==> flow/design.v <==
module SumModule(input [31:0] num1, num2, output signed [31:0] result);
    assign result = num1 + num2;
endmodule
module Mux2to1(input sel, input [31:0] a, b, output[31:0] out);
	assign out = (sel == 0) ? a : b;
endmodule
module Mux3to1(input [1:0] sel, input[31:0] a, b, c, output [31:0] out);
	assign out= (sel == 2'b00) ? a:
		    (sel == 2'b01) ? b:
		    (sel == 2'b10) ? c:
			{32{1'b0}};
endmodule
module Mux4to1(input [1:0] sel, input[31:0] a, b, c, d, output [31:0] out);
	assign out= (sel == 2'b00) ? a:
		    (sel == 2'b01) ? b:
		    (sel == 2'b10) ? c:
		    (sel == 2'b11) ? d:
			{32{1'b0}};
endmodule
module DFlipFlop(input clk, en, sclr, d, output reg q);
    always @(posedge clk) begin
        if (sclr)
            q <= 1'b0;
        else if (en)
            q <= d;
    end
endmodule
module Register #(parameter N = 32) (
    input clk, en, sclr,
    input [N-1:0] d,
    output reg [N-1:0] q
);
    always @(posedge clk) begin
        if (sclr)
            q <= {N{1'b0}};
        else if (en)
            q <= d;
    end
endmodule
module RegisterFile(input clk, we, input [4:0] A1, A2, A3, input[31:0] WD3, output[31:0] RD1, RD2);
	reg[31:0] regFile [1:31];
	assign RD1 = (A1 == 5'd0) ? 32'b0 : (we && A3 == A1) ? WD3 : regFile[A1];
	assign RD2 = (A2 == 5'd0) ? 32'b0 : (we && A3 == A2) ? WD3 : regFile[A2];
	always@(posedge clk)begin 
		if(we == 1 && A3 != 5'b0)
			regFile[A3] <= WD3;
	end
endmodule
module ArithmeticLogicUnit (input signed [31:0] operandA, operandB, input [2:0] controlSignal, output reg [31:0] result, output zeroFlag);
    always @(operandA, operandB, controlSignal) begin
        case (controlSignal)
            3'b000:  result = operandA + operandB;
            3'b001:  result = operandA - operandB;
            3'b010:  result = operandA & operandB;
            3'b011:  result = operandA | operandB;
            3'b100:  result = operandA ^ operandB;
            3'b101:  result = operandA < operandB ? 1'b1 : 1'b0;
            3'b110:  result = $unsigned(operandA) < $unsigned(operandB) ? 1'b1 : 1'b0;
            default: result = {32{1'b0}};
        endcase
    end
    assign zeroFlag = ~|result;
endmodule
module ImmediateExtend(input [2:0] immSelect, input [31:7] instructionPart, output reg [31:0] extendedImmediate);
    always @(immSelect, instructionPart) begin 
        case(immSelect)
            3'b000: extendedImmediate = {{20{instructionPart[31]}}, instructionPart[31:20]};
            3'b001: extendedImmediate = {{20{instructionPart[31]}}, instructionPart[31:25], instructionPart[11:7]};
            3'b010: extendedImmediate = {{12{instructionPart[31]}}, instructionPart[31], instructionPart[19:12], instructionPart[20], instructionPart[30:21], 1'b0};
            3'b011: extendedImmediate = {{19{instructionPart[31]}}, instructionPart[31], instructionPart[7], instructionPart[30:25], instructionPart[11:8], 1'b0};
            3'b100: extendedImmediate = {instructionPart[31:12], {12{1'b0}}};
            default: extendedImmediate = {32{1'b0}};
        endcase
    end
endmodule
module ControlUnit(input [2:0] function3, input [6:0] function7, opcode, output reg memWrite, aluSrc, regWrite, jump, branch, jalr, output reg [1:0] resultSrc, output reg [2:0] aluControl, immSrc);
    wire [9:0] functionn;
    assign functionn = {function7, function3};
    always @(function3, function7, opcode) begin
        {memWrite, aluSrc, regWrite, jump, branch, jalr, resultSrc, aluControl, immSrc} = 14'b00000000000000;
        case (opcode)
            7'b0110011: begin
                regWrite = 1'b1;
                case (functionn)
                    10'b0000000000: aluControl = 3'b000;
                    10'b0100000000: aluControl = 3'b001;
                    10'b0000000111: aluControl = 3'b010;
                    10'b0000000110: aluControl = 3'b011;
                    10'b0000000010: aluControl = 3'b101;
                    10'b0000000011: aluControl = 3'b110;
                endcase
            end
            7'b0000011: {regWrite, resultSrc, aluSrc} = 4'b1011;
            7'b0010011: begin
                {aluSrc, regWrite} = 2'b11;
                case (function3)
                    3'b100: aluControl = 3'b100;
                    3'b110: aluControl = 3'b011;
                    3'b010: aluControl = 3'b101;
                    3'b011: aluControl = 3'b110;
                endcase
            end
            7'b1100111: {jalr, aluSrc, resultSrc, regWrite} = 5'b11101;
            7'b0100011: {immSrc, aluSrc, memWrite} = 5'b00111;
            7'b1101111: {resultSrc, immSrc, regWrite, jump} = 7'b1001011;
            7'b1100011: begin
                {branch, immSrc} = 4'b1011;
                case (function3)
                    3'b000: aluControl = 3'b001;
                    3'b001: aluControl = 3'b001;
                    3'b100: aluControl = 3'b101;
                    3'b101: aluControl = 3'b101;
                endcase
            end
            7'b0110111: {resultSrc, immSrc, regWrite} = 6'b111001;
        endcase
    end
endmodule
module ControlDecoder(input jalrFlag, jumpFlag, branchFlag, zeroFlag, aluResultFlag, input [2:0] funcCode, output [1:0] pcSource);
    assign pcSource = (jalrFlag) ? 2'b10 :
        ((jumpFlag) ||
        (branchFlag && funcCode == 3'b000 && zeroFlag) ||  
        (branchFlag && funcCode == 3'b001 && ~zeroFlag) ||  
        (branchFlag && funcCode == 3'b100 && aluResultFlag) ||  
        (branchFlag && funcCode == 3'b101 && ~aluResultFlag)) ? 2'b01 :  
        2'b00;
endmodule
module HazardUnit(
    input RegWriteM, RegWriteW,
    input [1:0] ResultSrcE, PCSrcE, ResultSrcM, ResultSrcW,
    input [4:0] Rs1D, Rs2D, Rs1E, Rs2E, RdE, RdM, RdW,
    output StallF, StallD, FlushD, FlushE,
    output [1:0] ForwardAE, ForwardBE
);
    wire loadStall;
    assign ForwardAE = ((Rs1E == RdM && RegWriteM) && Rs1E != 0) ? 2'b10 :
                      (((Rs1E == RdW && RegWriteW) && Rs1E != 0) || (Rs1E == RdW && ResultSrcW == 2'b11 && Rs1E != 0)) ? 2'b01 :
                      (Rs1E == RdM && ResultSrcM == 2'b11 && Rs1E != 0) ? 2'b11 :
                      2'b00;
    assign ForwardBE = ((Rs2E == RdM && RegWriteM) && Rs2E != 0) ? 2'b10 :
                      (((Rs2E == RdW && RegWriteW) && Rs2E != 0) || (Rs2E == RdW && ResultSrcW == 2'b11 && Rs2E != 0)) ? 2'b01 :
                      (Rs2E == RdM && ResultSrcM == 2'b11 && Rs2E != 0) ? 2'b11 :
                      2'b00;
    assign loadStall = ((Rs1D == RdE) || (Rs2D == RdE)) && ResultSrcE == 2'b01;
    assign StallF = loadStall;
    assign StallD = loadStall;
    assign FlushE = loadStall || (PCSrcE == 2'b01) || (PCSrcE == 2'b10);
    assign FlushD = (PCSrcE == 2'b01) || (PCSrcE == 2'b10);
endmodule
module IF_ID_Regs(
    input clk, sclr, en, 
    input [31:0] InstrF, PCF, PCPlus4F, 
    output [31:0] InstrD, PCD, PCPlus4D
);
    Register R1(clk, en, sclr, InstrF, InstrD);
    Register R2(clk, en, sclr, PCF, PCD);
    Register R3(clk, en, sclr, PCPlus4F, PCPlus4D);
endmodule
module ID_EX_Regs(
    input clk, sclr, RegWriteD, MemWriteD, ALUSrcD, JumpD, BranchD, JalrD, 
    input [1:0] ResultSrcD, 
    input [2:0] ALUControlD, func3D, 
    input [4:0] Rs1D, Rs2D, RdD, 
    input [31:0] PCD, ExtImmD, PCPlus4D, RD1D, RD2D, 
    output RegWriteE, MemWriteE, ALUSrcE, JumpE, BranchE, JalrE, 
    output [1:0] ResultSrcE, 
    output [2:0] ALUControlE, func3E, 
    output [4:0] Rs1E, Rs2E, RdE, 
    output [31:0] PCE, ExtImmE, PCPlus4E, RD1E, RD2E
);
    DFlipFlop D1(clk, 1'b1, sclr, RegWriteD, RegWriteE);
    DFlipFlop D2(clk, 1'b1, sclr, MemWriteD, MemWriteE);
    DFlipFlop D3(clk, 1'b1, sclr, JumpD, JumpE);
    DFlipFlop D4(clk, 1'b1, sclr, ALUSrcD, ALUSrcE);
    DFlipFlop D5(clk, 1'b1, sclr, BranchD, BranchE);
    DFlipFlop D6(clk, 1'b1, sclr, JalrD, JalrE);
    Register #(2) R4 (clk, 1'b1, sclr, ResultSrcD, ResultSrcE);
    Register #(3) R5 (clk, 1'b1, sclr, ALUControlD, ALUControlE);
    Register #(3) R6 (clk, 1'b1, sclr, func3D, func3E);
    Register #(5) R7 (clk, 1'b1, sclr, Rs1D, Rs1E);
    Register #(5) R8 (clk, 1'b1, sclr, Rs2D, Rs2E);
    Register #(5) R9 (clk, 1'b1, sclr, RdD, RdE);
    Register R10 (clk, 1'b1, sclr, PCD, PCE);
    Register R11(clk, 1'b1, sclr, ExtImmD, ExtImmE);
    Register R12(clk, 1'b1, sclr, PCPlus4D, PCPlus4E);
    Register R13(clk, 1'b1, sclr, RD1D, RD1E);
    Register R14(clk, 1'b1, sclr, RD2D, RD2E);
endmodule
module EX_Mem_Regs(
    input clk, rst, RegWriteE, MemWriteE, 
    input [1:0] ResultSrcE, 
    input [4:0] RdE, 
    input [31:0] ALUResultE, WriteDataE, ExtImmE, PCPlus4E, 
    output RegWriteM, MemWriteM, 
    output [1:0] ResultSrcM, 
    output [4:0] RdM, 
    output [31:0] ALUResultM, WriteDataM, ExtImmM, PCPlus4M
);
    DFlipFlop D7(clk, 1'b1, rst, RegWriteE, RegWriteM);
    DFlipFlop D8(clk, 1'b1, rst, MemWriteE, MemWriteM);
    Register #(2) R15 (clk, 1'b1, rst, ResultSrcE, ResultSrcM);
    Register #(5) R16 (clk, 1'b1, rst, RdE, RdM);
    Register R17 (clk, 1'b1, 1'b0, ALUResultE, ALUResultM);
    Register R18 (clk, 1'b1, 1'b0, WriteDataE, WriteDataM);
    Register R19 (clk, 1'b1, 1'b0, ExtImmE, ExtImmM);
    Register R20 (clk, 1'b1, 1'b0, PCPlus4E, PCPlus4M);
endmodule
module Mem_WB_Regs(
    input clk, rst, RegWriteM, 
    input [1:0] ResultSrcM, 
    input [4:0] RdM, 
    input [31:0] ALUResultM, ReadDataM, ExtImmM, PCPlus4M, 
    output RegWriteW, 
    output [1:0] ResultSrcW, 
    output [4:0] RdW, 
    output [31:0] ALUResultW, ReadDataW, ExtImmW, PCPlus4W
);
    DFlipFlop D9(clk, 1'b1, rst, RegWriteM, RegWriteW);
    Register #(2) R21 (clk, 1'b1, rst, ResultSrcM, ResultSrcW);
    Register #(5) R22 (clk, 1'b1, rst, RdM, RdW);
    Register R23 (clk, 1'b1, 1'b0, ALUResultM, ALUResultW);
    Register R24 (clk, 1'b1, 1'b0, ReadDataM, ReadDataW);
    Register R25 (clk, 1'b1, 1'b0, ExtImmM, ExtImmW);
    Register R26 (clk, 1'b1, 1'b0, PCPlus4M, PCPlus4W);
endmodule
module DataPath (
    input clk, rst, MemWriteD, ALUSrcD, RegWriteD, JumpD, BranchD, JalrD, StallF, StallD, FlushD, FlushE, 
    input [1:0] ResultSrcD, ForwardAE, ForwardBE, PCSrcE, 
    input [2:0] ALUControlD, ImmSrcD, 
    output BranchE, JumpE, JalrE, ZeroE, ALUResult0, RegWriteM, RegWriteW, 
    output [1:0] ResultSrcE,  
    output [2:0] func3D, func3E, 
    output [6:0] func7, op, 
    output [4:0] Rs1D, Rs2D, Rs1E, Rs2E, RdE, RdM, RdW, 
    output [1:0] ResultSrcM, ResultSrcW,
    output [31:0] imem_addr, input [31:0] imem_rdata,
    output [31:0] dmem_addr, output [31:0] dmem_wdata, output dmem_we, input [31:0] dmem_rdata
);
    wire [31:0] PCPlus4F, PCTargetE, ALUResultE, PCF_, PCF, InstrF, InstrD, ResultW, RD1D, RD2D, ExtImmD, SrcAE, ALUResultM, RD1E, RD2E,
        WriteDataE, ExtImmE, SrcBE, PCE, WriteDataM, ReadDataM, ALUResultW, ReadDataW, PCPlus4W, ExtImmW, PCD, PCPlus4D, PCPlus4E, ExtImmM, PCPlus4M;
    wire [4:0] RdD;
    wire [2:0] ALUControlE;
    wire [31:0] ResultM;
    wire MemWriteM, RegWriteE, MemWriteE, ALUSrcE;
    assign ALUResult0 = ALUResultE[0];
    assign Rs1D = InstrD[19:15];
    assign Rs2D = InstrD[24:20];
    assign RdD = InstrD[11:7];
    assign func3D = InstrD[14:12];
    assign func7 = InstrD[31:25];
    assign op = InstrD[6:0];
    Mux3to1 PCMux(PCSrcE, PCPlus4F, PCTargetE, ALUResultE, PCF_);
    Register PCReg(clk, ~StallF, rst, PCF_, PCF);
    assign imem_addr = PCF;
    assign InstrF = imem_rdata;
    SumModule PCAdd4(PCF, 4, PCPlus4F);
    IF_ID_Regs IF_ID_Reg(clk, FlushD | rst, ~StallD, InstrF, PCF, PCPlus4F, InstrD, PCD, PCPlus4D);
    RegisterFile RegFile(clk, RegWriteW, InstrD[19:15], InstrD[24:20], RdW, ResultW, RD1D, RD2D);
    ImmediateExtend Extend(ImmSrcD, InstrD[31:7], ExtImmD);
    ID_EX_Regs ID_EX_Reg(clk, FlushE | rst, RegWriteD, MemWriteD, ALUSrcD, JumpD, BranchD, JalrD, ResultSrcD, ALUControlD, 
        func3D, Rs1D, Rs2D, RdD, PCD, ExtImmD, PCPlus4D, RD1D, RD2D, RegWriteE, MemWriteE, ALUSrcE, JumpE, BranchE, JalrE, 
        ResultSrcE, ALUControlE, func3E, Rs1E, Rs2E, RdE, PCE, ExtImmE, PCPlus4E, RD1E, RD2E);
    Mux4to1 ForwardAMux(ForwardAE, RD1E, ResultW, ResultM, ExtImmE, SrcAE);
    Mux4to1 ForwardBMux(ForwardBE, RD2E, ResultW, ResultM, ExtImmE, WriteDataE);
    Mux2to1 ALUSrcBMux(ALUSrcE, WriteDataE, ExtImmE, SrcBE);
    SumModule PCImmAdd(PCE, ExtImmE, PCTargetE);
    ArithmeticLogicUnit ALU(SrcAE, SrcBE, ALUControlE, ALUResultE, ZeroE);
    EX_Mem_Regs EX_Mem_Reg(clk, rst, RegWriteE, MemWriteE, ResultSrcE, RdE, ALUResultE, WriteDataE, ExtImmE, 
        PCPlus4E, RegWriteM, MemWriteM, ResultSrcM, RdM, ALUResultM, WriteDataM, ExtImmM, PCPlus4M);
    assign dmem_addr = ALUResultM;
    assign dmem_wdata = WriteDataM;
    assign dmem_we = MemWriteM;
    assign ReadDataM = dmem_rdata;
    assign ResultM = ResultSrcM[1] ? (ResultSrcM[0] ? ExtImmM : PCPlus4M) : ALUResultM;
    Mem_WB_Regs Mem_WB_Reg(clk, rst, RegWriteM, ResultSrcM, RdM, ALUResultM, ReadDataM, ExtImmM, PCPlus4M, 
        RegWriteW, ResultSrcW, RdW, ALUResultW, ReadDataW, ExtImmW, PCPlus4W);
    Mux4to1 ResultSrcMux(ResultSrcW, ALUResultW, ReadDataW, PCPlus4W, ExtImmW, ResultW);
endmodule
module TopLevelPipe(input clk, rst,
	output [31:0] imem_addr, input [31:0] imem_rdata,
	output [31:0] dmem_addr, output [31:0] dmem_wdata, output dmem_we, input [31:0] dmem_rdata);
	wire MemWriteD, ALUSrcD, RegWriteD, JumpD, BranchD, JalrD, RegWriteM, RegWriteW, JalrE, JumpE, BranchE, ZeroE, ALUResult0, StallF, StallD, FlushD, FlushE;
	wire[1:0] ResultSrcD, ResultSrcE, PCSrcE, ForwardAE, ForwardBE, ResultSrcM, ResultSrcW;
	wire[2:0] func3D, func3E, ALUControlD, ImmSrcD;
	wire[4:0] Rs1D, Rs2D, Rs1E, Rs2E, RdE, RdM, RdW;
	wire[6:0] func7, op;
	ControlUnit	CTRL(func3D, func7, op, MemWriteD, ALUSrcD, RegWriteD, JumpD, BranchD, JalrD, ResultSrcD, ALUControlD, ImmSrcD);
	HazardUnit	HU(RegWriteM, RegWriteW, ResultSrcE, PCSrcE, ResultSrcM, ResultSrcW, Rs1D, Rs2D, Rs1E, Rs2E, RdE, RdM, RdW, StallF, StallD, FlushD, FlushE, ForwardAE, ForwardBE);
	ControlDecoder		DC(JalrE, JumpE, BranchE, ZeroE, ALUResult0, func3E, PCSrcE);
	DataPath	DP(clk, rst, MemWriteD, ALUSrcD, RegWriteD, JumpD, BranchD, JalrD, StallF, StallD, FlushD, FlushE, 
		ResultSrcD, ForwardAE, ForwardBE, PCSrcE, ALUControlD, ImmSrcD, BranchE, JumpE, JalrE, ZeroE, ALUResult0, RegWriteM, RegWriteW, 
		ResultSrcE, func3D, func3E, func7, op, Rs1D, Rs2D, Rs1E, Rs2E, RdE, RdM, RdW, ResultSrcM, ResultSrcW,
		imem_addr, imem_rdata, dmem_addr, dmem_wdata, dmem_we, dmem_rdata);
endmodule
* From RTL to reports: TopLevelPipe
Tool output for the design above, in the order of the flow. Line numbers count from 1 in the design file above. Operators: Yosys type, input widths -> output width; for muxes data width and select width s. Library cell names are shortened. The mark n/a stands for no value.
Design: top module TopLevelPipe, clock input clk, cell library sky130hd, corner tt_025C_1v80

* Word-level counts
Counts by Yosys on the flattened word-level netlist (proc, flatten, opt, wreduce; memories kept). Print and check cells are left out. Memory sizes are those after Yosys's memory passes, which may raise the word count (mostly to a power of two), join words into wider ones and drop unused or constant bits.
Storage and ports: output and inout port bits 97, word width x clocked read ports 64, memory bits (writable) 992, input bits 66, memory cells 1, register bits after elaboration 526
Operators by class: bitwise logic cells 6, mux-type cells 45, reductions and logical operators 58, $lt $le $gt $ge 2, add/sub/neg operators 4, eq/ne operators 51
Memory list:
- DP.RegFile.regFile | depth 31, bits a word 32, rd ports 2, write ports 1, line 41 | reg[31:0] regFile [1:31];
Operator list (number):
- $mux 32 | 19
- $pmux 32 s7 | 1
- $pmux 32 s5 | 1
- $add 32x32->32 | 2
- $lt 32x32->1 | 2
- $add 32x3->32 const B | 1
- $sub 32x32->32 | 1
- $and 32x32->32 | 1
- $or 32x32->32 | 1
- $xor 32x32->32 | 1
- $reduce_or 32->1 | 1
- $eq 5x5->1 | 6
- $eq 3x3->1 const B | 9
- $logic_and 1x1->1 | 26
- $pmux 3 s4 | 2
- $eq 7x6->1 const B | 3
- $eq 7x7->1 const B | 3
- $eq 10x2->1 const B | 2
- $eq 10x3->1 const B | 2
- $eq 3x2->1 const B | 6
- $eq 2x2->1 const B | 8
- $reduce_bool 5->1 | 3
- $pmux 3 s5 | 1
- $mux 2 | 7
- $eq 3x1->1 const B | 4
- $logic_not 3->1 | 4
- $logic_or 1x1->1 | 10
- $eq 10x9->1 const B | 1
Other operator kinds: 16; their cells: 38.

* Depth
Longest topological path by Yosys (ltp), each cell counted once; first at word level (registers and memories cut), then after technology mapping (sequential cells cut; the memories' decode and read muxes count).
Depth: depth in word-level cells 29, ABC_AREA 0, depth in mapped cells 30

* Mapped cells and area
Source: synth_stat.txt of the flow (Yosys; design flattened, memories mapped). It holds for the ABC_AREA given above (unset counts as 0); a run with the other value may have another netlist. Totals and module areas in this step are rounded.
Cells by type:
- edfxtp_1 | number 992, total area 2.98E+04 µm²
- mux4_2 | number 608, total area 1.37E+04 µm²
- dfxtp_1 | number 590, total area 1.18E+04 µm²
- mux2i_1 | number 189, total area 1.89E+03 µm²
- a21oi_1 | number 366, total area 1.83E+03 µm²
- ha_1 | number 145, total area 1814.24 µm²
- nor2_1 | number 412, total area 1.55E+03 µm²
- nand2_1 | number 362, total area 1.36E+03 µm²
- clkbuf_1 | number 270, total area 1.01E+03 µm²
- a211oi_2 | number 62, total area 775.744 µm²
- and3_1 | number 116, total area 725.696 µm²
- o21ai_0 | number 132, total area 660.634 µm²
- xnor2_1 | number 61, total area 534.262 µm²
- inv_1 | number 113, total area 424.157 µm²
- xor2_1 | number 48, total area 420.403 µm²
- a211oi_1 | number 47, total area 352.838 µm²
- a211o_1 | number 38, total area 332.819 µm²
- nor2b_1 | number 51, total area 319.056 µm²
Other cell types: 89; their cells: 712.
Mapped netlist: cell area after synthesis 0.0745 mm², sequential area 0.0416 mm², mapped cells 5314, mapped flip-flops 1582
By module: a second synthesis without flattening, with its own total; a netlist apart from the flattened one above.
Unflattened totals: cell total of the unflattened synthesis 6557, area (unflattened synthesis) 0.084 mm²
Rows give one instance, submodules left out.
By module:
- RegisterFile | sequential area 0.0298 mm², area 0.0472 mm², instances 1, cells 2759
- Register | sequential area 0.000641 mm², area 0.00116 mm², instances 17, cells 103
- ArithmeticLogicUnit | sequential area 0 mm², area 0.00597 mm², instances 1, cells 885
- SumModule | sequential area 0 mm², area 0.00173 mm², instances 2, cells 236
- Mux4to1 | sequential area 0 mm², area 0.000815 mm², instances 3, cells 39
- Register (N=5) | sequential area 0.0001 mm², area 0.00018 mm², instances 5, cells 16
- Mux3to1 | sequential area 0 mm², area 0.000787 mm², instances 1, cells 77
- DataPath | sequential area 0 mm², area 0.000733 mm², instances 1, cells 113
- ImmediateExtend | sequential area 0 mm², area 0.000552 mm², instances 1, cells 69
- Mux2to1 | sequential area 0 mm², area 0.000544 mm², instances 1, cells 36
- HazardUnit | sequential area 0 mm², area 0.000497 mm², instances 1, cells 68
- ControlUnit | sequential area 0 mm², area 0.000342 mm², instances 1, cells 55
- DFlipFlop | sequential area 0.00002 mm², area 0.0000338 mm², instances 9, cells 3
- Register (N=2) | sequential area 0.00004 mm², area 0.0000676 mm², instances 3, cells 6
Further modules, not shown: 7.

* Path before layout
Path of least setup slack by OpenSTA after synthesis, without wires, with an ideal clock, recovery checks aside; 20% of the period is set as input and as output delay. Where synthesis merged equal registers, the netlist keeps one of their names.
Path after synthesis: path type register -> register, start point reg DP.Mem_WB_Reg.R21.q[0], end point reg DP.PCReg.q[19], path buffers 4, period 10.0 ns, stages 24, path delay 6.525 ns, arrival time 6.425 ns, setup slack 3.476 ns, period reached after synthesis 6.524 ns
"path delay" is the arrival time less input delay plus setup time. "stages": output pins that drive a net of the path, with the launching flip-flop's if there is one; two outputs of one cell count as two. "period reached after synthesis" is the clock period less the worst setup slack; recovery checks do not enter. This is arithmetic on one report: input and output delays are still those of the set period (20% each).
Between the ends, after synthesis: path through dfxtp_1 clkbuf_1 buf_1 buf_1 mux4_2 nor2_1 a21oi_1 o22ai_1 a21oi_1 mux2i_1 ha_1 buf_2 or4_1 a21oi_1 o21ai_0 and2_1 a211o_1 nor3_1 o2111a_1 and4_2 a21bo_4 nand3_4 mux2_4 a2111oi_4
Ends and longest elaborated chain, after synthesis:
- start: declaration | line 31 | output reg [N-1:0] q
- start: assignment | line 35 | q <= {N{1'b0}};
- start: assignment | line 37 | q <= d;
- end: assignment | line 35
- end: assignment | line 37
- end: declaration | line 31
No chain of elaborated cells between the ends is given. Nets of the timed path that keep an RTL name, with a line that drives or declares them; the list need not be complete.
Named nets, after synthesis:
- DP.ForwardAMux.b[4] | line 14 | assign out= (sel == 2'b00) ? a:
- DP.ALUSrcBMux.a[4] | line 14
- DP.ALU.result[15] | line 51 | case (controlSignal)

* Path in the finished layout
From the final timing report of job 1: the path of least setup slack in the routed layout; clock arrival at registers is part of the times.
Path after layout: path type register -> register, start point reg DP.Mem_WB_Reg.R21.q[0], end point reg DP.ID_EX_Reg.R5.q, arrival time 10.72 ns, path buffers 6, stages 26, period 10.8 ns, setup slack 0.56 ns
An end named without its bit number is one bit of that signal or, where synthesis recoded a state register, one of its new flip-flops.
Between the ends, after layout: path through dfxtp_1 clkbuf_1 a21oi_1 or4_1 clkbuf_1 and2_1 clkbuf_1 nand2_1 clkbuf_1 o22ai_1 a21oi_1 mux2i_1 ha_1 clkbuf_1 nand2_1 or2_2 o31ai_4 a21oi_1 nor4_1 o2111a_1 and4_2 a21bo_4 nand3_4 buf_6 nor2_1 o21ai_0
Ends and longest elaborated chain, after layout:
- start: declaration | line 31 | output reg [N-1:0] q
- start: assignment | line 35 | q <= {N{1'b0}};
- start: assignment | line 37 | q <= d;
- end: assignment | line 35
- end: assignment | line 37
- end: declaration | line 31
No chain of elaborated cells between the ends is given. Nets of the timed path that keep an RTL name, with a line that drives or declares them; the list need not be complete.
Named nets, after layout:
- DP.ALUSrcBMux.a[23] | line 14 | assign out= (sel == 2'b00) ? a:
- ALUResult0 | line 51 | case (controlSignal)

FLOW RESULTS
============

Design TopLevelPipe on sky130hd. What follows are 3 stored runs of the flow, each under its own settings; their order means nothing. The constraints put input and output delay at 20% of the set period each and load the outputs with 0.01 pF.
"critical path time": the worst setup path's part of the clock period (all of it between registers, 20% less for each end at a port) less its slack. A launch clock that arrives late makes it longer, a capture clock that arrives late makes it shorter.
"total power of the final layout" is the tool's figure for a default switching activity; nothing was simulated.
Measured values are rounded.

[job 1] flow files
==> flow/run.sh <==
#!/bin/bash
# the make line also repeats the synthesis and layout settings of config.mk as NAME=value (left out here)
make -C /OpenROAD-flow-scripts/flow DESIGN_CONFIG=/design/flow/config.mk WORK_HOME=/design/flow/orfs CLKGATE_MAP_FILE= finish
==> flow/config.mk <==
export PLATFORM = sky130hd
export DESIGN_NAME = TopLevelPipe
export DESIGN_NICKNAME = TopLevelPipe
export VERILOG_FILES = /design/flow/design.v
export SDC_FILE = /design/flow/constraint.sdc
export NUM_CORES = 4
export LEC_CHECK = 0
export CAP_MARGIN = 35
export CELL_PAD_IN_SITES_DETAIL_PLACEMENT = 0
export CORE_MARGIN = 8
export CORE_UTILIZATION = 43
export CTS_CLUSTER_DIAMETER = 319
export CTS_CLUSTER_SIZE = 37
export GPL_TIMING_DRIVEN = 0
export PLACE_DENSITY_LB_ADDON = 0.27
export SLEW_MARGIN = 10
export TNS_END_PERCENT = 5
==> flow/constraint.sdc <==
create_clock -name core_clock -period 10.8 [get_ports {clk}]
set_input_delay 2.1600 -clock core_clock [delete_from_list [all_inputs] [get_ports {clk}]]
set_output_delay 2.1600 -clock core_clock [all_outputs]
set_load 0.01 [all_outputs]

[job 1] result: full die area 0.187 mm²; final worst hold slack 0.330 ns; utilization after layout 48.2 %; synthesized cell area 0.0745 mm²; total power of the final layout 11.7 mW; worst setup slack after layout 0.564 ns; critical path time 10.24 ns; critical path type register -> register

[job 2] flow files
==> flow/run.sh <==
#!/bin/bash
# the make line also repeats the synthesis and layout settings of config.mk as NAME=value (left out here)
make -C /OpenROAD-flow-scripts/flow DESIGN_CONFIG=/design/flow/config.mk WORK_HOME=/design/flow/orfs CLKGATE_MAP_FILE= finish
==> flow/config.mk <==
export PLATFORM = sky130hd
export DESIGN_NAME = TopLevelPipe
export DESIGN_NICKNAME = TopLevelPipe
export VERILOG_FILES = /design/flow/design.v
export SDC_FILE = /design/flow/constraint.sdc
export NUM_CORES = 4
export LEC_CHECK = 0
export ABC_AREA = 1
export CAP_MARGIN = 25
export CELL_PAD_IN_SITES_DETAIL_PLACEMENT = 2
export CELL_PAD_IN_SITES_GLOBAL_PLACEMENT = 0
export CORE_ASPECT_RATIO = 1.04
export CORE_MARGIN = 10
export CORE_UTILIZATION = 40
export CTS_CLUSTER_DIAMETER = 146
export GPL_ROUTABILITY_DRIVEN = 0
export GPL_TIMING_DRIVEN = 0
export SETUP_SLACK_MARGIN = 0.56
export SLEW_MARGIN = 20
export TNS_END_PERCENT = 80
==> flow/constraint.sdc <==
create_clock -name core_clock -period 10.0 [get_ports {clk}]
set_input_delay 2.0000 -clock core_clock [delete_from_list [all_inputs] [get_ports {clk}]]
set_output_delay 2.0000 -clock core_clock [all_outputs]
set_load 0.01 [all_outputs]

[job 2] result: incomplete, routing halted on GRT-0116

[job 3] flow files
==> flow/run.sh <==
#!/bin/bash
# the make line also repeats the synthesis and layout settings of config.mk as NAME=value (left out here)
make -C /OpenROAD-flow-scripts/flow DESIGN_CONFIG=/design/flow/config.mk WORK_HOME=/design/flow/orfs CLKGATE_MAP_FILE= finish
==> flow/config.mk <==
export PLATFORM = sky130hd
export DESIGN_NAME = TopLevelPipe
export DESIGN_NICKNAME = TopLevelPipe
export VERILOG_FILES = /design/flow/design.v
export SDC_FILE = /design/flow/constraint.sdc
export NUM_CORES = 4
export LEC_CHECK = 0
export ABC_AREA = 1
export CAP_MARGIN = 20
export CELL_PAD_IN_SITES_GLOBAL_PLACEMENT = 1
export CORE_ASPECT_RATIO = 1.05
export CORE_MARGIN = 4
export CORE_UTILIZATION = 58
export CTS_CLUSTER_DIAMETER = 260
export CTS_CLUSTER_SIZE = 12
export PLACE_DENSITY = 0.89
export SETUP_SLACK_MARGIN = 0.72
export SLEW_MARGIN = 20
==> flow/constraint.sdc <==
create_clock -name core_clock -period 9.01 [get_ports {clk}]
set_input_delay 1.8020 -clock core_clock [delete_from_list [all_inputs] [get_ports {clk}]]
set_output_delay 1.8020 -clock core_clock [all_outputs]
set_load 0.01 [all_outputs]

[job 3] result: full die area 0.14 mm²; final worst hold slack 0.326 ns; utilization after layout 64.1 %; synthesized cell area 0.0778 mm²; total power of the final layout 16.7 mW; worst setup slack after layout 1.09 ns; critical path time 7.92 ns; critical path type register -> register
